==> flow/design.v <==
module fullAdder(input logic a,b,cin,
					  output logic out,cout);
	assign out = (a ^ b) ^ cin;
	assign cout = ( b & cin) | (a & b) | (a & cin);
endmodule
module nBitsADD #(parameter N=32)
					  (input logic [N-1:0] a,b,
					   input logic cin,
					   output logic [N-1:0] out,
					   output logic overflow,cout);
	logic [N-1:0] carry;  
   genvar i;
   generate 
		for(i=0;i<N;i=i+1)
			begin: generateNbitAdder
				if(i==0)
					fullAdder f(a[0],b[0],cin,out[0],carry[0]); 
				else
					fullAdder f(a[i],b[i],carry[i-1],out[i],carry[i]);
			end
   endgenerate
	assign cout = carry[N-1];
	assign overflow = (carry[N-1] ^ carry[N-2]) | 1'b0;  
endmodule 
module Register #(parameter N=32)
					  (input logic [N-1:0] in,
						input logic clk, rst, enable,
						output logic [N-1:0] out);
	always_ff @ (posedge clk) begin
		if (rst) out<={N{1'b0}};
		else if (enable) out<=in;
		else out<=out;
	end	
endmodule 
module mux4 #(parameter N=32)
				 (input logic [N-1:0]in0,in1,in2,in3,in4,in5,in6,in7,in8,in9,in10,in11,in12,in13,in14,in15,
				  input logic [3:0] sel,
				  output logic [N-1:0]out);
	assign out=(sel == 4'b0)? in0 : (sel == 4'b1)? in1 : (sel == 4'b10)? in2 : (sel == 4'b11)? in3 :
				  (sel == 4'b100)? in4 : (sel == 4'b101)? in5 : (sel == 4'b110)? in6 : (sel == 4'b111)? in7 :
				  (sel == 4'b1000)? in8 : (sel == 4'b1001)? in9 : (sel == 4'b1010)? in10 : (sel == 4'b1011)? in11 :
				  (sel == 4'b1100)? in12 : (sel == 4'b1101)? in13 : (sel == 4'b1110)? in14 : in15;				
endmodule
module nBitsAND #(parameter N=32)
					  (input logic [N-1:0]a,b,
						output logic [N-1:0]out);
	assign out = a & b;
endmodule 
module nBitsOR #(parameter N=32)
					 (input logic [N-1:0]a,b,
					  output logic [N-1:0]out);
	assign out = a | b;
endmodule 
module nBitsNOT #(parameter N=32)
					  (input logic [N-1:0]a,
						output logic [N-1:0]out);
	assign out = ~a;
endmodule 
module nBitsC2 #(parameter N=32)
					 (input logic [N-1:0]a,
					  output logic [N-1:0]out);
	assign out = (~a) + 1'b1;
endmodule 
module nBitsShift	#(parameter N=32)
						 (input logic [N-1:0] a,
						  input logic [N-1:0]shamt,
						  input logic sel,  
						  output logic [N-1:0] out);
	logic [N-1:0] outIzq, outDer;
	assign outDer = a>>shamt;		
	assign outIzq = a<<shamt;
	assign out = (sel == 1'b0) ? outDer : outIzq;
endmodule
module ALU #(parameter N=32)
				(input logic [N-1:0] a, b,
				 input logic [3:0] sel,
				 output logic z, n, v,  
				 output logic [N-1:0] result);
	logic [N-1:0] outAND, outOR, outADD, selB, outC2, outShift, nLO, nHI, Ra, Rb;
	logic HI, LO, selShift, cout; 
	assign HI = 1'b1;
	assign LO = 1'b0;
	assign nLO = {N{LO}};
	assign nHI = {N{HI}};
	assign selShift = (sel == 4'b11) ? HI : LO;  
	assign selB = (sel == 4'b1) ? Rb : outC2;  
	assign n = result[N-1];
	assign z = (result == nLO) ? 1'b1 : 1'b0;
	assign Ra = (sel != 4'b1001)? a : b;
	assign Rb = (sel != 4'b1001)? b : a;
	nBitsAND #(N) AND (Ra, Rb, outAND);
	nBitsADD #(N) ADD (Ra, selB, LO, outADD, v, cout);
	nBitsOR #(N) OR (Ra, Rb, outOR);
	nBitsC2 #(N) C2 (Rb, outC2);
	nBitsShift #(N) SHIFT (Ra, Rb, selShift, outShift);
	mux4 #(N) MUX (nLO, outADD, outADD, outShift, outShift, outAND, outOR, Rb, Ra, outADD, nHI, nHI, nHI, nHI, nHI, nHI,
						sel, result);
endmodule
module AverageUnit #(parameter N=32)
						  (input logic [N-1:0] pixel,
							output logic [N-1:0] out);
	logic [9:0] outADD1, outADD2, etapa1, etapa2, etapa3;
	nBitsADD #(10) ADD1 ({2'b0,pixel[7:0]},{2'b0,pixel[15:8]},1'b0,outADD1);
	nBitsADD #(10) ADD2 ({2'b0,pixel[23:16]}, outADD1, 1'b0, outADD2);
	nBitsADD #(10) ADD3 (outADD2, outADD2>>2'b10, 1'b0, etapa1);
	nBitsADD #(10) ADD4 (etapa1, etapa1>>3'b100, 1'b0, etapa2);
	nBitsADD #(10) ADD5 (etapa2, etapa2>>4'b1000, 1'b0, etapa3);
	assign out = etapa3>>2'b10;
endmodule 
module UmbralUnit #(parameter N=32)
						 (input logic [N-1:0] pixel,
						  input logic [N-1:0] umbral,
						  output logic  out);
	assign out = (pixel[7:0]>=umbral)? 1 : 0;
endmodule 
module PAU #(parameter N=32)
				(input logic [N-1:0] pix, umbral,
				 input logic sel,
				 output logic [N-1:0] out);
	logic [N-1:0] outProm, outUmb;
	logic umb;
	AverageUnit #(N) Prom (pix, outProm);
	UmbralUnit #(N) Umb (pix, umbral, umb);
	assign outUmb = {{(N-1){1'b0}}, umb};  
	assign out = (sel)?  outUmb : outProm;  
endmodule 
module mux3 #(parameter N=32)
				 (input logic [N-1:0] in1, in2, in3, in4, in5, in6, in7, in8,
				  input logic [2:0] sel,
				  output logic [N-1:0] out);
	assign out = (sel == 3'b0) ? in1 : (sel == 3'b1) ? in2 : (sel == 3'b10) ? in3 : (sel == 3'b11) ? in4 : 
					 (sel == 3'b100) ? in5 : (sel == 3'b101) ? in6 : (sel == 3'b110) ? in7 : in8;
endmodule
module ConditionalUnit (input logic z, v, n, enable1, enable2, clk, rst,  
								input logic [2:0] cond,  
								output logic out);  
	logic [2:0] regMem, regFlags;
	logic outCond;
	assign regFlags[0]=z;
	assign regFlags[1]=v;
	assign regFlags[2]=n;
	Register #(3) REG (regFlags, clk, rst, enable1, regMem);
	mux3 #(1) MUX (regMem[0] & 1'b1,  
					 ~(regMem[0] ^ 1'b0),  
					 ~(regMem[2] ^ regMem[1]),  
						regMem[2] ^ regMem[1],  
					 ~(regMem[0] ^ 1'b0) & ~(regMem[2] ^ regMem[1]),  
						(regMem[0] & 1'b1) | (regMem[2] ^ regMem[1]),  
						1'b0,  
						1'b1,  
						cond, outCond);
	assign out = (enable2) ? outCond : 1'b0 ;
endmodule 
module ControlUnit(input logic [9:0] InstHeader,
						 output logic RnSrc, ImmSrc, RsSrc, ResultSrc, IOFlag, PAUOp, ImmExt, FlagWrite, ALUSrc, BranchInst, MemWrite, RegWrite, MemPWrite,
						 output logic [3:0] ALUControl,
						 output logic [2:0] CondFlag,
						 output logic [1:0] MemToReg);
	always_comb begin
		if (InstHeader[6:5] == 2'b0) begin  
			if (InstHeader[4]) begin  
				if(InstHeader[3:0] == 4'b1) begin  
					RnSrc = 1'b0;
					ImmSrc = 1'b0;
					ImmExt = 1'b1;
					RegWrite = 1'b1;
					RsSrc = 1'b0;
					PAUOp = 1'b0;
					FlagWrite = 1'b0;
					ALUSrc = 1'b1;
					BranchInst = 1'b0;
					ALUControl = 4'b10;
					CondFlag = InstHeader[9:7];  
					ResultSrc = 1'b0;
					MemWrite = 1'b0;
					MemPWrite = 1'b0;
					IOFlag = 1'b0;
					MemToReg = 2'b1;
				end
				else if(InstHeader[3:0] == 4'b10) begin  
					RnSrc = 1'b0;
					ImmSrc = 1'b0;
					ImmExt = 1'b1;
					RegWrite = 1'b1;
					RsSrc = 1'b0;
					PAUOp = 1'b0;
					FlagWrite = 1'b0;
					ALUSrc = 1'b1;
					BranchInst = 1'b0;
					ALUControl = 4'b1;
					CondFlag = InstHeader[9:7];  
					ResultSrc = 1'b0;
					MemWrite = 1'b0;
					MemPWrite = 1'b0;
					IOFlag = 1'b0;
					MemToReg = 2'b1;
				end
				else if(InstHeader[3:0] == 4'b11) begin 
					RnSrc = 1'b0;
					ImmSrc = 1'b0;
					ImmExt = 1'b1;
					RegWrite = 1'b1;
					RsSrc = 1'b0;
					PAUOp = 1'b0;
					FlagWrite = 1'b0;
					ALUSrc = 1'b1;
					BranchInst = 1'b0;
					ALUControl = 4'b0111;
					CondFlag = InstHeader[9:7];  
					ResultSrc = 1'b0;
					MemWrite = 1'b0;
					MemPWrite = 1'b0;
					IOFlag = 1'b0;
					MemToReg = 2'b01;
				end
				else if(InstHeader[3:0] == 4'b110) begin 
					RnSrc = 1'b0;
					ImmSrc = 1'b0;
					ImmExt = 1'b0;
					RegWrite = 1'b1;
					RsSrc = 1'b0;
					PAUOp = 1'b0;
					FlagWrite = 1'b0;
					ALUSrc = 1'b1;
					BranchInst = 1'b0;
					ALUControl = 4'b110;
					CondFlag = InstHeader[9:7];  
					ResultSrc = 1'b0;
					MemWrite = 1'b0;
					MemPWrite = 1'b0;
					IOFlag = 1'b0;
					MemToReg = 2'b1;
				end
				else if(InstHeader[3:0] == 4'b111) begin 
					RnSrc = 1'b1;
					ImmSrc = 1'b0;
					ImmExt = 1'b1;
					RegWrite = 1'b0;
					RsSrc = 1'b0;
					PAUOp = 1'b0;
					FlagWrite = 1'b1;
					ALUSrc = 1'b1;
					BranchInst = 1'b0;
					ALUControl = 4'b10;
					CondFlag = InstHeader[9:7];  
					ResultSrc = 1'b0;
					MemWrite = 1'b0;
					MemPWrite = 1'b0;
					IOFlag = 1'b0;
					MemToReg = 2'b01;
				end
				else if(InstHeader[3:0] == 4'b1000) begin 
					RnSrc = 1'b0;
					ImmSrc = 1'b0;
					ImmExt = 1'b0;
					RegWrite = 1'b1;
					RsSrc = 1'b0;
					PAUOp = 1'b0;
					FlagWrite = 1'b0;
					ALUSrc = 1'b1;
					BranchInst = 1'b0;
					ALUControl = 4'b11;
					CondFlag = InstHeader[9:7];  
					ResultSrc = 1'b0;
					MemWrite = 1'b0;
					MemPWrite = 1'b0;
					IOFlag = 1'b0;
					MemToReg = 2'b1;
				end
				else if(InstHeader[3:0] == 4'b1001) begin 
					RnSrc = 1'b0;
					ImmSrc = 1'b0;
					ImmExt = 1'b0;
					RegWrite = 1'b1;
					RsSrc = 1'b0;
					PAUOp = 1'b0;
					FlagWrite = 1'b0;
					ALUSrc = 1'b1;
					BranchInst = 1'b0;
					ALUControl = 4'b100;
					CondFlag = InstHeader[9:7];  
					ResultSrc = 1'b0;
					MemWrite = 1'b0;
					MemPWrite = 1'b0;
					IOFlag = 1'b0;
					MemToReg = 2'b1;
				end
				else begin 
					RnSrc = 1'b0;
					ImmSrc = 1'b0;
					ImmExt = 1'b0;
					RegWrite = 1'b0;
					RsSrc = 1'b0;
					PAUOp = 1'b0;
					FlagWrite = 1'b0;
					ALUSrc = 1'b0;
					BranchInst = 1'b0;
					ALUControl = 4'b0;
					CondFlag = 3'b0;
					ResultSrc = 1'b0;
					MemWrite = 1'b0;
					MemPWrite = 1'b0;
					IOFlag = 1'b0;
					MemToReg = 2'b0;
				end
			end
			else begin  
				if(InstHeader[3:0] == 4'b1) begin  
					RnSrc = 1'b0;
					ImmSrc = 1'b0;
					ImmExt = 1'b0;
					RegWrite = 1'b1;
					RsSrc = 1'b0;
					PAUOp = 1'b0;
					FlagWrite = 1'b0;
					ALUSrc = 1'b0;
					BranchInst = 1'b0;
					ALUControl = 4'b10;
					CondFlag = InstHeader[9:7];  
					ResultSrc = 1'b0;
					MemWrite = 1'b0;
					MemPWrite = 1'b0;
					IOFlag = 1'b0;
					MemToReg = 2'b1;
				end
				else if(InstHeader[3:0] == 4'b10) begin  
					RnSrc = 1'b0;
					ImmSrc = 1'b0;
					ImmExt = 1'b0;
					RegWrite = 1'b1;
					RsSrc = 1'b0;
					PAUOp = 1'b0;
					FlagWrite = 1'b0;
					ALUSrc = 1'b0;
					BranchInst = 1'b0;
					ALUControl = 4'b1;
					CondFlag = InstHeader[9:7];  
					ResultSrc = 1'b0;
					MemWrite = 1'b0;
					MemPWrite = 1'b0;
					IOFlag = 1'b0;
					MemToReg = 2'b1;
				end
				else if (InstHeader[3:0] == 4'b11) begin  
					RnSrc = 1'b0;
					ImmSrc = 1'b0;
					ImmExt = 1'b0;
					RegWrite = 1'b1;
					RsSrc = 1'b1;
					PAUOp = 1'b0;
					FlagWrite = 1'b0;
					ALUSrc = 1'b0;
					BranchInst = 1'b0;
					ALUControl = 4'b1000;
					CondFlag = InstHeader[9:7];  
					ResultSrc = 1'b0;
					MemWrite = 1'b0;
					MemPWrite = 1'b0;
					IOFlag = 1'b0;
					MemToReg = 2'b01;
				end
				else if (InstHeader[3:0] == 4'b110) begin  
					RnSrc = 1'b0;
					ImmSrc = 1'b0;
					ImmExt = 1'b0;
					RegWrite = 1'b1;
					RsSrc = 1'b0;
					PAUOp = 1'b0;
					FlagWrite = 1'b0;
					ALUSrc = 1'b0;
					BranchInst = 1'b0;
					ALUControl = 4'b110;
					CondFlag = InstHeader[9:7];  
					ResultSrc = 1'b0;
					MemWrite = 1'b0;
					MemPWrite = 1'b0;
					IOFlag = 1'b0;
					MemToReg = 2'b1;
				end
				else if (InstHeader[3:0] == 4'b111) begin  
					RnSrc = 1'b0;
					ImmSrc = 1'b0;
					ImmExt = 1'b0;
					RegWrite = 1'b0;
					RsSrc = 1'b1;
					PAUOp = 1'b0;
					FlagWrite = 1'b1;
					ALUSrc = 1'b0;
					BranchInst = 1'b0;
					ALUControl = 4'b1001;
					CondFlag = InstHeader[9:7];  
					ResultSrc = 1'b0;
					MemWrite = 1'b0;
					MemPWrite = 1'b0;
					IOFlag = 1'b0;
					MemToReg = 2'b0;
				end
				else if (InstHeader[3:0] == 4'b1000) begin  
					RnSrc = 1'b0;
					ImmSrc = 1'b0;
					ImmExt = 1'b0;
					RegWrite = 1'b1;
					RsSrc = 1'b0;
					PAUOp = 1'b0;
					FlagWrite = 1'b0;
					ALUSrc = 1'b0;
					BranchInst = 1'b0;
					ALUControl = 4'b11;
					CondFlag = InstHeader[9:7];  
					ResultSrc = 1'b0;
					MemWrite = 1'b0;
					MemPWrite = 1'b0;
					IOFlag = 1'b0;
					MemToReg = 2'b1;
				end
				else if (InstHeader[3:0] == 4'b1001) begin  
					RnSrc = 1'b0;
					ImmSrc = 1'b0;
					ImmExt = 1'b0;
					RegWrite = 1'b1;
					RsSrc = 1'b0;
					PAUOp = 1'b0;
					FlagWrite = 1'b0;
					ALUSrc = 1'b0;
					BranchInst = 1'b0;
					ALUControl = 4'b100;
					CondFlag = InstHeader[9:7];  
					ResultSrc = 1'b0;
					MemWrite = 1'b0;
					MemPWrite = 1'b0;
					IOFlag = 1'b0;
					MemToReg = 2'b1;
				end
				else if (InstHeader[3:0] == 4'b1010) begin  
					RnSrc = 1'b0;
					ImmSrc = 1'b0;
					ImmExt = 1'b0;
					RegWrite = 1'b1;
					RsSrc = 1'b0;
					PAUOp = 1'b0;
					FlagWrite = 1'b0;
					ALUSrc = 1'b0;
					BranchInst = 1'b0;
					ALUControl = 4'b0;
					CondFlag = InstHeader[9:7];  
					ResultSrc = 1'b1;
					MemWrite = 1'b0;
					MemPWrite = 1'b0;
					IOFlag = 1'b0;
					MemToReg = 2'b1;
				end
				else if (InstHeader[3:0] == 4'b1011) begin  
					RnSrc = 1'b0;
					ImmSrc = 1'b0;
					ImmExt = 1'b0;
					RegWrite = 1'b1;
					RsSrc = 1'b0;
					PAUOp = 1'b1;
					FlagWrite = 1'b0;
					ALUSrc = 1'b0;
					BranchInst = 1'b0;
					ALUControl = 4'b0;
					CondFlag = InstHeader[9:7];  
					ResultSrc = 1'b1;
					MemWrite = 1'b0;
					MemPWrite = 1'b0;
					IOFlag = 1'b0;
					MemToReg = 2'b1;
				end
				else begin  
					RnSrc = 1'b0;
					ImmSrc = 1'b0;
					ImmExt = 1'b0;
					RegWrite = 1'b0;
					RsSrc = 1'b0;
					PAUOp = 1'b0;
					FlagWrite = 1'b0;
					ALUSrc = 1'b0;
					BranchInst = 1'b0;
					ALUControl = 4'b0;
					CondFlag = 3'b0;
					ResultSrc = 1'b0;
					MemWrite = 1'b0;
					MemPWrite = 1'b0;
					IOFlag = 1'b0;
					MemToReg = 2'b0;
				end
			end
		end
		else if(InstHeader[6:5] == 2'b1) begin  
			if (InstHeader[4:3] == 2'b0) begin  
				RnSrc = 1'b0;
				ImmSrc = 1'b0;
				ImmExt = 1'b1;
				RegWrite = 1'b0;
				RsSrc = 1'b1;
				PAUOp = 1'b0;
				FlagWrite = 1'b0;
				ALUSrc = 1'b1;
				BranchInst = 1'b0;
				ALUControl = 4'b1;
				CondFlag = 3'b0;
				ResultSrc = 1'b0;
				MemWrite = 1'b1;
				MemPWrite = 1'b0;
				IOFlag = 1'b0;
				MemToReg = 2'b0;
			end
			else if (InstHeader[4:3] == 2'b1) begin  
				RnSrc = 1'b0;
				ImmSrc = 1'b0;
				ImmExt = 1'b0;
				RegWrite = 1'b1;
				RsSrc = 1'b1;
				PAUOp = 1'b0;
				FlagWrite = 1'b0;
				ALUSrc = 1'b0;
				BranchInst = 1'b0;
				ALUControl = 4'b1000;
				CondFlag = InstHeader[9:7];  
				ResultSrc = 1'b0;
				MemWrite = 1'b0;
				MemPWrite = 1'b0;
				IOFlag = 1'b0;
				MemToReg = 2'b10;
			end
			else if (InstHeader[4:3] == 2'b10) begin  
				RnSrc = 1'b0;
				ImmSrc = 1'b0;
				ImmExt = 1'b0;
				RegWrite = 1'b0;
				RsSrc = 1'b1;
				PAUOp = 1'b0;
				FlagWrite = 1'b0;
				ALUSrc = 1'b0;
				BranchInst = 1'b0;
				ALUControl = 4'b1000;
				CondFlag = InstHeader[9:7];  
				ResultSrc = 1'b0;
				MemWrite = 1'b0;
				MemPWrite = 1'b1;
				IOFlag = 1'b0;
				MemToReg = 2'b1;
			end
			else if (InstHeader[4:3] == 2'b11) begin  
				RnSrc = 1'b0;
				ImmSrc = 1'b0;
				ImmExt = 1'b1;
				RegWrite = 1'b1;
				RsSrc = 1'b1;
				PAUOp = 1'b0;
				FlagWrite = 1'b0;
				ALUSrc = 1'b1;
				BranchInst = 1'b0;
				ALUControl = 4'b1;
				CondFlag = InstHeader[9:7];  
				ResultSrc = 1'b0;
				MemWrite = 1'b0;
				MemPWrite = 1'b0;
				IOFlag = 1'b0;
				MemToReg = 2'b0;
			end
			else begin  
				RnSrc = 1'b0;
				ImmSrc = 1'b0;
				ImmExt = 1'b0;
				RegWrite = 1'b0;
				RsSrc = 1'b0;
				PAUOp = 1'b0;
				FlagWrite = 1'b0;
				ALUSrc = 1'b0;
				BranchInst = 1'b0;
				ALUControl = 4'b0;
				CondFlag = 3'b0;
				ResultSrc = 1'b0;
				MemWrite = 1'b0;
				MemPWrite = 1'b0;
				IOFlag = 1'b0;
				MemToReg = 2'b0;
			end
		end
		else if (InstHeader[6:5] == 2'b10) begin  
			RnSrc = 1'b0;
			ImmSrc = 1'b1;
			ImmExt = 1'b0;
			RegWrite = 1'b0;
			RsSrc = 1'b0;
			PAUOp = 1'b0;
			FlagWrite = 1'b0;
			ALUSrc = 1'b1;
			BranchInst = 1'b1;
			ALUControl = 4'b111;
			CondFlag = InstHeader[9:7];
			ResultSrc = 1'b0;
			MemWrite = 1'b0;
			MemPWrite = 1'b0;
			IOFlag = 1'b0;
			MemToReg = 2'b1;
		end
		else begin  
			RnSrc = 1'b0;
			ImmSrc = 1'b0;
			ImmExt = 1'b0;
			RegWrite = 1'b0;
			RsSrc = 1'b0;
			PAUOp = 1'b0;
			FlagWrite = 1'b0;
			ALUSrc = 1'b0;
			BranchInst = 1'b0;
			ALUControl = 4'b0;
			CondFlag = 3'b0;
			ResultSrc = 1'b0;
			MemWrite = 1'b0;
			MemPWrite = 1'b0;
			IOFlag = 1'b0;
			MemToReg = 2'b0;
		end
	end 
endmodule 
module Extend (input logic [26:0] imm,
					input logic ImmSrc, ImmExt,
					output logic [31:0] ExtImm);
	logic [31:0] ext14, ext27;
	assign ext14 = (ImmExt) ? { {18{ imm[13] }} , imm[13:0]} : { {18{ 1'b0 }} , imm[13:0]};  
	assign ext27 = (ImmExt) ? { {5{ imm[26] }} , imm} : { {5{ 1'b0 }} , imm };  
	assign ExtImm = (ImmSrc) ? ext27 : ext14;
endmodule 
module RegisterFile #(parameter N=4, M=32)
			(input logic clk,
			input logic rst,
			input logic WE3,
			input logic [N-1:0] A1,
			input logic [N-1:0] A2,
			input logic [N-1:0] A3,
			input logic [M-1:0] WD3,
			input logic [M-1:0] R15,
			output logic [M-1:0] RD1,
			output logic [M-1:0] RD2);
logic [31:0]rf[16];  
logic [31:0] rd1f, rd2f;
always_ff@(posedge clk)
	if (rst) begin
		for (int k = 0; k < 16; k++) rf[k] <= 32'b0;
	end
	else if (WE3) rf[A3] <= WD3;
	assign rd1f = (WE3 && A3 == A1) ? WD3 : rf[A1];
	assign rd2f = (WE3 && A3 == A2) ? WD3 : rf[A2];
	assign RD1 = (A1==4'b1111)? R15:rd1f;
	assign RD2 = (A1==4'b1111)? R15:rd2f;
endmodule
module Fetch #(parameter N = 32)
              (input  logic clk, rst, PCsrc,
		  		   input  logic [N-1:0] PCalu,
				   input  logic [N-1:0] imem_rdata,
				   output logic [N-1:0] inst,
					output logic [N-1:0] PCout);
	logic [N-1:0] PCin, PCplus1;
	Register #(N) PC (PCin, clk, rst, 1'b1, PCout);
	nBitsADD #(N) Sumador (PCout, 32'b1, 1'b0, PCplus1);
	assign inst = imem_rdata;  
	assign PCin = (PCsrc)? PCalu : PCplus1;
endmodule
module Decode #(parameter N=32)
					(input logic [N-1:0] inst, PC, DataWrite,
					 input logic [3:0] Rd,
					 input logic clk, rst, RegWrite,
					 output logic [N-1:0] Ra, Rb, ExtImm,
					 output logic [3:0] RdOut,
					 output logic MemPWrite, RegWriteOut, MemWrite, BranchInst, ALUSrc, FlagWrite, PAUOp, IOFlag, ResultSrc,
					 output logic [3:0] ALUControl,
					 output logic [2:0] CondFlag,
					 output logic [1:0] MemToReg);
	logic RnSrc, ImmSrc, RsSrc, ImmExt;
	logic [3:0] A1, A2;
	logic [26:0] ImmMux;
	ControlUnit UnidadControl (inst[31:22], RnSrc, ImmSrc, RsSrc, ResultSrc, IOFlag, PAUOp, ImmExt, FlagWrite, ALUSrc, 
										BranchInst, MemWrite, RegWriteOut, MemPWrite, ALUControl, CondFlag, MemToReg);
	RegisterFile #(4, N) BancoRegistro (clk, rst, RegWrite, A1, A2, Rd,	DataWrite, PC, Ra, Rb);
	Extend Extension (ImmMux, ImmSrc, ImmExt, ExtImm);
	assign ImmMux = (ImmSrc) ? inst[26:0] : { {13{1'b0}},inst[13:0]};
	assign A1 = (RnSrc) ? inst[17:14] : inst[21:18];
	assign A2 = (RsSrc) ? inst[17:14] : inst[13:10];
	assign RdOut = inst[17:14];
endmodule 
module Execute #(parameter N=32)
					(input logic MemPWrite, RegWrite, MemWrite, BranchInst, ALUSrc, FlagWrite, PAUOp, IOFlag, ResultSrc, clk, rst,
					 input logic [1:0] MemToReg,
					 input logic [3:0] ALUControl,
					 input logic [2:0] CondFlag,
					 input logic [31:0] Ra, Rb, ExtIm,
					 input logic [3:0] Rd,
					 output logic PCSrc, RegWriteOut, MemWriteOut, MemPWriteOut, IOFlagOut,
					 output logic [1:0] MemToRegOut,
					 output logic [N-1:0] ALUResult, WriteData, 
					 output logic [3:0] RdOut);
	logic z, v, n, enable2, condi;
	logic [31:0] ALUOut, APUout, RbMux;
	assign MemPWriteOut = MemPWrite;
	assign MemToRegOut = MemToReg;
	assign MemWriteOut = MemWrite;
	assign IOFlagOut = IOFlag;
	assign RdOut = Rd;
	assign WriteData = Rb;
	assign enable2 = BranchInst | RegWrite;  
	assign RegWriteOut = condi & RegWrite;  
	assign PCSrc = condi & BranchInst;  
	ConditionalUnit UniCondicion (z, v, n, FlagWrite, enable2, clk, rst, CondFlag, condi);
	ALU #(32) ALUnit (Ra, RbMux, ALUControl, z, n, v, ALUOut);
	PAU #(32) PAUnit (Ra, Rb,PAUOp, APUout);
	assign RbMux = (ALUSrc) ? ExtIm : Rb;
	assign ALUResult = (ResultSrc) ? APUout : ALUOut;
endmodule 
module MemoryStage #(parameter N = 32) 
						  (input logic clk, MEMWrite, MemPWrite, PCSrc, RegWrite, IOFlag,
							input logic [1:0] MemToReg,
							input logic [N-1:0] address, WriteData,
							input logic [3:0] RdIn,
							input logic [N-1:0] dmem_rdata,
							input logic [1:0] pmem_rdata,
							output logic [N-1:0] ReadDataDataMem, ReadDataPixMem, ALUresultOut,
							output logic [3:0]  RdOut,
							output logic PCSrcOut, RegWriteOut, IOFlagOut,
							output logic [1:0] MemToRegOut);
	assign ReadDataDataMem = dmem_rdata;
	assign ReadDataPixMem = {{(N-2){1'b0}}, pmem_rdata};
	assign ALUresultOut = address;
	assign RdOut = RdIn;
	assign PCSrcOut = PCSrc;
	assign RegWriteOut = RegWrite;
	assign IOFlagOut = IOFlag;
	assign MemToRegOut = MemToReg;
endmodule
module WriteBack #(parameter N=32)
						(input logic PCSrc, RegWrite, IOFlag,
						 input logic [1:0] MemToReg,
						 input logic [N-1:0] IOIn, ReadData, ReadDataP, ALUOut, 
						 input logic [3:0] Rd,
						 output logic [N-1:0] OutData, 
						 output logic [3:0] RdOut,
						 output logic PCSrcOut, RegWriteOut);
	logic [N-1:0] Result;
	assign Result = (MemToReg == 2'b0) ? ReadData : (MemToReg == 2'b1) ? ALUOut : (MemToReg == 2'b10) ? ReadDataP : 32'b0;
	assign OutData = (IOFlag) ? IOIn : Result;
	assign PCSrcOut = PCSrc;
	assign RegWriteOut = RegWrite;
	assign RdOut = Rd;
endmodule   
module ArquitecturaHybridARMIPS(input logic clk, reset,
										  output logic [31:0] imem_addr,
										  input logic [31:0] imem_rdata,
										  output logic [31:0] mem_addr,
										  output logic dmem_we,
										  output logic [31:0] dmem_wdata,
										  input logic [31:0] dmem_rdata,
										  output logic pmem_we,
										  output logic [1:0] pmem_wdata,
										  input logic [1:0] pmem_rdata,
										  output logic rf_we,
										  output logic [3:0] rf_waddr,
										  output logic [31:0] rf_wdata);
	logic enable;
	logic [31:0] inDE, PC, DataWrite, PCalu, IOIn, outFE;
	logic [3:0] Rd;
	logic PCSrc, RegWrite;
	logic [117:0] outDE, inEXE;
	logic [74:0] outEXE, inMEM;
	logic [104:0] outMEM, inWB;
	assign enable = 1'b1;
	assign IOIn = 32'b0;
	assign imem_addr = PC;
	assign mem_addr = inMEM[31:0];
	assign dmem_we = inMEM[72];
	assign dmem_wdata = inMEM[63:32];
	assign pmem_we = inMEM[73];
	assign pmem_wdata = inMEM[33:32];
	assign rf_we = RegWrite;
	assign rf_waddr = Rd;
	assign rf_wdata = DataWrite;
	Fetch #(32) IF (clk, reset, PCSrc,
		  		   DataWrite,
				   imem_rdata,
				   outFE, PC);
	Decode #(32) DE (inDE, PC, DataWrite,
					 Rd,
					 clk, reset, RegWrite,
					 outDE[95:64], outDE[63:32], outDE[31:0],  
					 outDE[99:96],  
					 outDE[100], outDE[101], outDE[102], outDE[103], outDE[104],  
					 outDE[105], outDE[106], outDE[107], outDE[108],   
					 outDE[112:109],  
					 outDE[115:113],  
					 outDE[117:116]);  
	Execute #(32) EXE (inEXE[100], inEXE[101], inEXE[102], inEXE[103], inEXE[104],  
					  inEXE[105], inEXE[106], inEXE[107], inEXE[108],  
					  clk, reset,
					  inEXE[117:116],  
					  inEXE[112:109],  
					  inEXE[115:113],  
					  inEXE[95:64], inEXE[63:32], inEXE[31:0],  
					  inEXE[99:96],  
					  outEXE[70], outEXE[71], outEXE[72], outEXE[73], outEXE[74],  
					  outEXE[69:68],  
					  outEXE[31:0], outEXE[63:32],  
					  outEXE[67:64]);  
	MemoryStage #(32) MEM (clk,
							inMEM[72], inMEM[73], inMEM[70], inMEM[71], inMEM[74],  
							inMEM[69:68],  
							inMEM[31:0], inMEM[63:32],  
							inMEM[67:64],  
							dmem_rdata, pmem_rdata,
							outMEM[31:0], outMEM[63:32], outMEM[95:64],  
							outMEM[99:96],  
							outMEM[102], outMEM[103], outMEM[104],  
							outMEM[101:100]);  
	WriteBack #(32) WB (inWB[102], inWB[103], inWB[104],  
						 inWB[101:100],  
						 IOIn, inWB[31:0], inWB[63:32], inWB[95:64],  
						 inWB[99:96],  
						 DataWrite, 
						 Rd,
						 PCSrc, RegWrite);
	Register #(32) IF_DE (outFE, clk, reset, enable, inDE);
	Register #(118) DE_EXE (outDE, clk, reset, enable, inEXE);
	Register #(75) EXE_MEM (outEXE, clk, reset, enable, inMEM);
	Register #(105) MEM_WB (outMEM, clk, reset, enable, inWB);
endmodule
--- tool output ---
Reports on ArquitecturaHybridARMIPS
Module ArquitecturaHybridARMIPS before and after one edit of its RTL, step after step.
Lines under "original" count in the file above, lines under "edited" in the edited file.
"difference": "edited" minus "original" as printed here.
Library cell names are shortened.
Not given: --

inputs
  top = ArquitecturaHybridARMIPS
  clock input = clk
  standard-cell library = sky130hd
  timing corner = tt_025C_1v80

Edit of the RTL
Unified diff, file above to edited file.
This change comes from a script, not from a designer. The edited design behaves differently; no optimisation was intended.

begin of diff
@@ -716,5 +716,5 @@
 							input logic [N-1:0] address, WriteData,
 							input logic [3:0] RdIn,
-							input logic [N-1:0] dmem_rdata,
+							input logic [N-2:0] dmem_rdata,
 							input logic [1:0] pmem_rdata,
 							output logic [N-1:0] ReadDataDataMem, ReadDataPixMem, ALUresultOut,
end of diff

After elaboration
Yosys after proc, flatten, opt, wreduce and memory -nomap, before mapping. Enables and synchronous resets that opt folds into registers are not counted as muxes. Memory bits, and registers merged into a memory's read port (data or address), are not among the register bits. Print and check cells are not counted.
Yosys's memory passes give these memory sizes; they may raise the number of words (mostly to a power of two), join words into wider ones and drop unused or constant bits.

word-level totals
  what                       original  edited  difference
  bits in registers          332       331     -1
  bits in writable memories  512       512     0
  memories kept              1         1       0
  input port bits            68        68      0
  output and inout bits      137       137     0
  cells after elaboration    757       757     0

operators by class
  what                              original  edited  difference
  add/sub/neg operators             1         1       0
  order comparisons                 1         1       0
  equality and inequality tests     35        35      0
  shift-type cells                  2         2       0
  muxes and demuxes                 175       175     0
  bitwise operators                 518       518     0
  reductions and logical operators  13        13      0

Unchanged operator kinds not shown: 39.

Depth
Longest topological path by Yosys (ltp), each cell counted once; first at word level (registers and memories cut), then after technology mapping (sequential cells cut; the memories' decode and read muxes count).

depth
  what                     original  edited  difference
  depth after elaboration  109       109     0
  ABC_AREA                 0         0       --
  mapped depth             54        54      0

Synthesis result
The flow's flattened synthesis, as Yosys stat reports it; memories are mapped. The netlist is that of the ABC_AREA named above (0 if unset); the other value can give another one.

mapped netlist
  what                             original   edited     difference
  cells in the netlist             5,322      5,365      +43
  cell area after synthesis (mm2)  0.0498841  0.0502407  +0.0003566
  area of sequential cells (mm2)   0.021941   0.021921   -0.000020
  flip-flop cells                  840        839        -1
  buffers                          575        572        -3

cells by type
  type      original  edited  difference
  clkbuf_1  346       306     -40
  a21oi_1   239       278     +39
  nor3_1    93        62      -31
  buf_2     45        74      +29
  nor2_1    796       822     +26
  o32ai_1   28        11      -17
  o22ai_1   48        33      -15
  o211ai_1  23        34      +11
  nand2_1   754       764     +10
  nand2b_1  37        27      -10
  nand3_1   175       183     +8
  mux4_2    147       155     +8
  nor3b_1   5         13      +8
  nand4_1   9         16      +7
  buf_6     5         12      +7
  o21ai_0   135       129     -6
  buf_4     111       117     +6
  o31ai_1   17        23      +6

Unchanged cell types not shown: 16.
Not every row of either side is listed.
The figures by module come from a second, unflattened synthesis with its own total; it is not the netlist above.

unflattened totals
  what                                           original   edited     difference
  cells (unflattened synthesis)                  5,757      5,757      0
  area total of the unflattened synthesis (mm2)  0.0617993  0.0617993  0.0000000

Each row is one instance without its submodules.

modules, original
  module               instances  cells  area (mm2)
  RegisterFile         1          1,820  0.027654
  mux4 #(N=32)         1          900    0.0058619
  nBitsShift #(N=32)   1          607    0.0043492
  Register #(N=118)    1          380    0.0041565
  Register #(N=105)    1          339    0.0037561
  Register #(N=75)     1          242    0.0027164
  Register #(N=32)     2          103    0.0011636
  fullAdder            114        1      0.00002
  Execute #(N=32)      1          116    0.0014151
  ALU #(N=32)          1          295    0.0013663
  WriteBack #(N=32)    1          123    0.0012825
  Fetch #(N=32)        1          70     0.000792
  MemoryStage #(N=32)  1          106    0.000792
  nBitsC2 #(N=32)      1          91     0.0006556

original: Further modules, not shown: 14.

modules, edited
  module               instances  cells  area (mm2)
  RegisterFile         1          1,820  0.027654
  mux4 #(N=32)         1          900    0.0058619
  nBitsShift #(N=32)   1          607    0.0043492
  Register #(N=118)    1          380    0.0041565
  Register #(N=105)    1          339    0.0037561
  Register #(N=75)     1          242    0.0027164
  Register #(N=32)     2          103    0.0011636
  fullAdder            114        1      0.00002
  Execute #(N=32)      1          116    0.0014151
  ALU #(N=32)          1          295    0.0013663
  WriteBack #(N=32)    1          123    0.0012825
  Fetch #(N=32)        1          70     0.000792
  MemoryStage #(N=32)  1          106    0.000792
  nBitsC2 #(N=32)      1          91     0.0006556

edited: Further modules, not shown: 14.

Path before layout
Source: OpenSTA report_checks on the synthesized netlist (no wires, ideal clock, input and output delay 20% of the period each), path of least setup slack; recovery checks are left aside. Register names are those of the netlist, which keeps one name where synthesis merged equal registers.

timing path post-synthesis
  what                               original                              edited                                difference
  path kind                          reg2reg                               reg2reg                               --
  start point                        register DE_EXE.out[104]              register DE_EXE.out[104]              --
  end point                          register EXE.UniCondicion.REG.out[0]  register EXE.UniCondicion.REG.out[0]  --
  period (ps)                        14,000                                14,000                                0
  launch time at the first pin (ps)  0                                     0                                     0
  arrival (ps)                       14,475                                14,389                                -86
  data required time (ps)            13,941                                13,941                                0
  setup slack (ps)                   -534                                  -448                                  +86
  delay of the path (ps)             14,534                                14,448                                -86
  driving pins on the path           54                                    53                                    -1
  synthesis period reached (ps)      14,534                                14,448                                -86

"delay of the path" = arrival - input delay + setup time.
"driving pins on the path" counts driving pins, that of a launching flip-flop among them; a cell with two outputs on the path counts twice.
"synthesis period reached" = period - worst setup slack (recovery checks aside). The figure is calculated, with input and output delays left at 20% of the set period.
Between the ends stands the longest chain of elaborated cells between them, by number of cells; it is not shown to be the way that was timed. Of several equally long chains one is given.
Each line given opens the expression or statement behind the cell; cells for indexed reads and writes are added by Yosys, which also makes memories of some case tables.
At most two assigning lines are given for a register; there are more.

between the ends, post-synthesis, original
  path through = dfxtp_1 > buf_6 > mux2_2 > buf_2 > mux2i_4 > buf_2 > buf_2 > buf_4 > buf_2 > nor2_1 > xnor2_1 > fa_1 > inv_1 > fa_1 > fa_1 > fa_1 > inv_1 > fa_1 > (+18 left out) > fa_1 > fa_1 > fa_1 > fa_1 > fa_1 > fa_1 > fa_1 > fa_1 > inv_1 > fa_1 > fa_1 > o221ai_1 > o21ai_0 > a41o_1 > a31oi_1 > nand4_1 > nor4_1 > a31o_1
  length of the longest elaborated chain = 109

ends and longest elaborated chain, post-synthesis, original
  what                                      RTL line  text
  start: declaration                        28        output logic [N-1:0] out);
  start: assignment                         31        else if (enable) out<=in;
  start: assignment                         32        else out<=out;
  32-bit two-way mux                        710       assign RbMux = (ALUSrc) ? ExtIm : Rb;
  32-bit two-way mux                        90        assign Rb = (sel != 4'b1001)? b : a;
  32-bit NOT                                62        assign out = (~a) + 1'b1;
  32-bit by 1-bit adder with 32-bit output  62
  32-bit two-way mux                        86        assign selB = (sel == 4'b1) ? Rb : outC2;
  1-bit bitwise AND x2                      4         assign cout = ( b & cin) | (a & b) | (a & cin);
  1-bit OR x2                               4
  (+85 left out)                            --
  1-bit OR x2                               4
  1-bit XOR                                 3         assign out = (a ^ b) ^ cin;
  32-bit two-way mux x2                     41        (sel == 4'b1000)? in8 : (sel == 4'b1001)? in9 : (sel == 4'b1010)? in10 : (sel == 4'b1011)? in11 :
  32-bit two-way mux x4                     40        (sel == 4'b100)? in4 : (sel == 4'b101)? in5 : (sel == 4'b110)? in6 : (sel == 4'b111)? in7 :
  32-bit two-way mux x4                     39        assign out=(sel == 4'b0)? in0 : (sel == 4'b1)? in1 : (sel == 4'b10)? in2 : (sel == 4'b11)? in3 :
  32-bit logical NOT                        88        assign z = (result == nLO) ? 1'b1 : 1'b0;
  1-bit two-way mux                         88
  end: assignment                           31
  end: assignment                           32
  end: declaration                          28

between the ends, post-synthesis, edited
  path through = dfxtp_1 > buf_6 > mux2_2 > mux2i_4 > buf_4 > buf_4 > buf_2 > buf_2 > nor2_1 > xnor2_1 > fa_1 > inv_1 > fa_1 > fa_1 > fa_1 > inv_1 > fa_1 > inv_1 > (+17 left out) > fa_1 > fa_1 > fa_1 > fa_1 > fa_1 > fa_1 > fa_1 > fa_1 > inv_1 > fa_1 > fa_1 > mux2i_1 > a21oi_1 > o221ai_1 > a31oi_1 > or4b_1 > nor4_1 > a31o_1
  length of the longest elaborated chain = 109

ends and longest elaborated chain, post-synthesis, edited
  what                                      RTL line  text
  start: declaration                        28        output logic [N-1:0] out);
  start: assignment                         31        else if (enable) out<=in;
  start: assignment                         32        else out<=out;
  32-bit two-way mux                        710       assign RbMux = (ALUSrc) ? ExtIm : Rb;
  32-bit two-way mux                        90        assign Rb = (sel != 4'b1001)? b : a;
  32-bit NOT                                62        assign out = (~a) + 1'b1;
  32-bit by 1-bit adder with 32-bit output  62
  32-bit two-way mux                        86        assign selB = (sel == 4'b1) ? Rb : outC2;
  1-bit bitwise AND x2                      4         assign cout = ( b & cin) | (a & b) | (a & cin);
  1-bit OR x2                               4
  (+85 left out)                            --
  1-bit OR x2                               4
  1-bit XOR                                 3         assign out = (a ^ b) ^ cin;
  32-bit two-way mux x2                     41        (sel == 4'b1000)? in8 : (sel == 4'b1001)? in9 : (sel == 4'b1010)? in10 : (sel == 4'b1011)? in11 :
  32-bit two-way mux x4                     40        (sel == 4'b100)? in4 : (sel == 4'b101)? in5 : (sel == 4'b110)? in6 : (sel == 4'b111)? in7 :
  32-bit two-way mux x4                     39        assign out=(sel == 4'b0)? in0 : (sel == 4'b1)? in1 : (sel == 4'b10)? in2 : (sel == 4'b11)? in3 :
  32-bit logical NOT                        88        assign z = (result == nLO) ? 1'b1 : 1'b0;
  1-bit two-way mux                         88
  end: assignment                           31
  end: assignment                           32
  end: declaration                          28

Worst path after layout
Path of least setup slack in the final report of each run of pair 1 (OpenROAD, finished layout, wires in). Where an end is a register, its clock arrival counts in the times.
The report prints the path's times to 10 ps; the period is as set.

timing path post-layout
  what                               original                              edited                                difference
  path kind                          reg2reg                               reg2reg                               --
  start point                        register DE_EXE.out[104]              register DE_EXE.out[110]              --
  end point                          register EXE.UniCondicion.REG.out[0]  register EXE.UniCondicion.REG.out[0]  --
  period (ps)                        13,700                                13,700                                0
  launch time at the first pin (ps)  700                                   690                                   -10
  arrival (ps)                       13,880                                14,040                                +160
  data required time (ps)            14,340                                14,370                                +30
  setup slack (ps)                   470                                   330                                   -140
  driving pins on the path           48                                    49                                    +1

Between the ends stands the longest chain of elaborated cells between them, by number of cells; it is not shown to be the way that was timed. Of several equally long chains one is given.
At most two assigning lines are given for a register; there are more.

between the ends, post-layout, original
  path through = dfxtp_4 > mux2_4 > mux2i_4 > nor2_1 > xnor2_1 > fa_1 > inv_1 > fa_2 > fa_2 > fa_1 > inv_1 > fa_1 > inv_1 > fa_2 > fa_1 > inv_1 > fa_1 > fa_2 > (+12 left out) > fa_1 > fa_2 > fa_2 > fa_2 > fa_1 > fa_1 > fa_2 > fa_1 > inv_1 > fa_2 > fa_1 > o221ai_2 > o21ai_1 > a41o_1 > a31oi_1 > nand4_1 > nor4_2 > a31o_1
  length of the longest elaborated chain = 109

ends and longest elaborated chain, post-layout, original
  what                                      RTL line  text
  start: declaration                        28        output logic [N-1:0] out);
  start: assignment                         31        else if (enable) out<=in;
  start: assignment                         32        else out<=out;
  32-bit two-way mux                        710       assign RbMux = (ALUSrc) ? ExtIm : Rb;
  32-bit two-way mux                        90        assign Rb = (sel != 4'b1001)? b : a;
  32-bit NOT                                62        assign out = (~a) + 1'b1;
  32-bit by 1-bit adder with 32-bit output  62
  32-bit two-way mux                        86        assign selB = (sel == 4'b1) ? Rb : outC2;
  1-bit bitwise AND x2                      4         assign cout = ( b & cin) | (a & b) | (a & cin);
  1-bit OR x2                               4
  (+85 left out)                            --
  1-bit OR x2                               4
  1-bit XOR                                 3         assign out = (a ^ b) ^ cin;
  32-bit two-way mux x2                     41        (sel == 4'b1000)? in8 : (sel == 4'b1001)? in9 : (sel == 4'b1010)? in10 : (sel == 4'b1011)? in11 :
  32-bit two-way mux x4                     40        (sel == 4'b100)? in4 : (sel == 4'b101)? in5 : (sel == 4'b110)? in6 : (sel == 4'b111)? in7 :
  32-bit two-way mux x4                     39        assign out=(sel == 4'b0)? in0 : (sel == 4'b1)? in1 : (sel == 4'b10)? in2 : (sel == 4'b11)? in3 :
  32-bit logical NOT                        88        assign z = (result == nLO) ? 1'b1 : 1'b0;
  1-bit two-way mux                         88
  end: assignment                           31
  end: assignment                           32
  end: declaration                          28

between the ends, post-layout, edited
  path through = dfxtp_2 > nand4bb_4 > mux2i_4 > inv_2 > ha_1 > inv_1 > fa_2 > inv_2 > fa_2 > fa_2 > fa_1 > inv_1 > fa_1 > inv_2 > fa_2 > fa_1 > inv_1 > fa_2 > (+13 left out) > fa_2 > fa_2 > fa_2 > fa_2 > fa_2 > fa_2 > fa_1 > fa_1 > inv_1 > fa_2 > fa_1 > mux2i_1 > a21oi_1 > o221ai_1 > a31oi_1 > or4b_1 > nor4_2 > a31o_1
  length of the longest elaborated chain = 109

ends and longest elaborated chain, post-layout, edited
  what                                      RTL line  text
  start: declaration                        28        output logic [N-1:0] out);
  start: assignment                         31        else if (enable) out<=in;
  start: assignment                         32        else out<=out;
  4-bit inequality test                     90        assign Rb = (sel != 4'b1001)? b : a;
  32-bit two-way mux                        90
  32-bit NOT                                62        assign out = (~a) + 1'b1;
  32-bit by 1-bit adder with 32-bit output  62
  32-bit two-way mux                        86        assign selB = (sel == 4'b1) ? Rb : outC2;
  1-bit bitwise AND x2                      4         assign cout = ( b & cin) | (a & b) | (a & cin);
  1-bit OR x2                               4
  (+85 left out)                            --
  1-bit OR x2                               4
  1-bit XOR                                 3         assign out = (a ^ b) ^ cin;
  32-bit two-way mux x2                     41        (sel == 4'b1000)? in8 : (sel == 4'b1001)? in9 : (sel == 4'b1010)? in10 : (sel == 4'b1011)? in11 :
  32-bit two-way mux x4                     40        (sel == 4'b100)? in4 : (sel == 4'b101)? in5 : (sel == 4'b110)? in6 : (sel == 4'b111)? in7 :
  32-bit two-way mux x4                     39        assign out=(sel == 4'b0)? in0 : (sel == 4'b1)? in1 : (sel == 4'b10)? in2 : (sel == 4'b11)? in3 :
  32-bit logical NOT                        88        assign z = (result == nLO) ? 1'b1 : 1'b0;
  1-bit two-way mux                         88
  end: assignment                           31
  end: assignment                           32
  end: declaration                          28

Layout results
Runs of the flow (Yosys, OpenROAD) on both versions; the two runs of a pair have the same settings. The constraints put input and output delay at 20% of the set period each and load the outputs with 0.01 pF.

settings, pair 1
  CORE_MARGIN = 5
  CORE_UTILIZATION = 40
  period_ns = 13.7
  CAP_MARGIN = 20
  SLEW_MARGIN = 20

results, pair 1
  what                                   original   edited     difference
  chip area in the Yosys report (mm2)    0.0498841  0.0502407  +0.0003566
  total die area (mm2)                   0.131874   0.132791   +0.000917
  standard-cell area after layout (mm2)  0.0561589  0.0564379  +0.0002790
  post-layout utilization (%)            45.4       45.1       -0.3
  smallest setup slack (ps)              467        332        -135
  final setup TNS (ps)                   0          0          0
  smallest hold slack (ps)               409        408        -1
  power (uW)                             7,601      7,572      -29
  clock period reached (ps)              13,233     13,368     +135

settings, pair 2
  ABC_AREA = 0
  CORE_MARGIN = 5
  CORE_UTILIZATION = 42
  GPL_ROUTABILITY_DRIVEN = 1
  PLACE_DENSITY_LB_ADDON = 0.0
  SLEW_MARGIN = 25
  TNS_END_PERCENT = 65
  period_ns = 12.9
  CAP_MARGIN = 20

results, pair 2
  what                                   original   edited     difference
  chip area in the Yosys report (mm2)    0.0498841  0.0502407  +0.0003566
  total die area (mm2)                   0.125762   0.126636   +0.000874
  standard-cell area after layout (mm2)  0.0563253  0.0567369  +0.0004116
  post-layout utilization (%)            47.7       47.9       +0.2
  smallest setup slack (ps)              93         -66        -159
  final setup TNS (ps)                   0          -66        -66
  smallest hold slack (ps)               418        418        0
  power (uW)                             8,251      8,196      -55
  clock period reached (ps)              12,807     12,966     +159

"clock period reached" is the run's clock period less its worst setup slack. It is reckoned from that one timing run; input and output delays stay at 20% of the period that was set.
"power" rests on the timing tool's default activity at the inputs, not on a simulated workload.
--- end ---
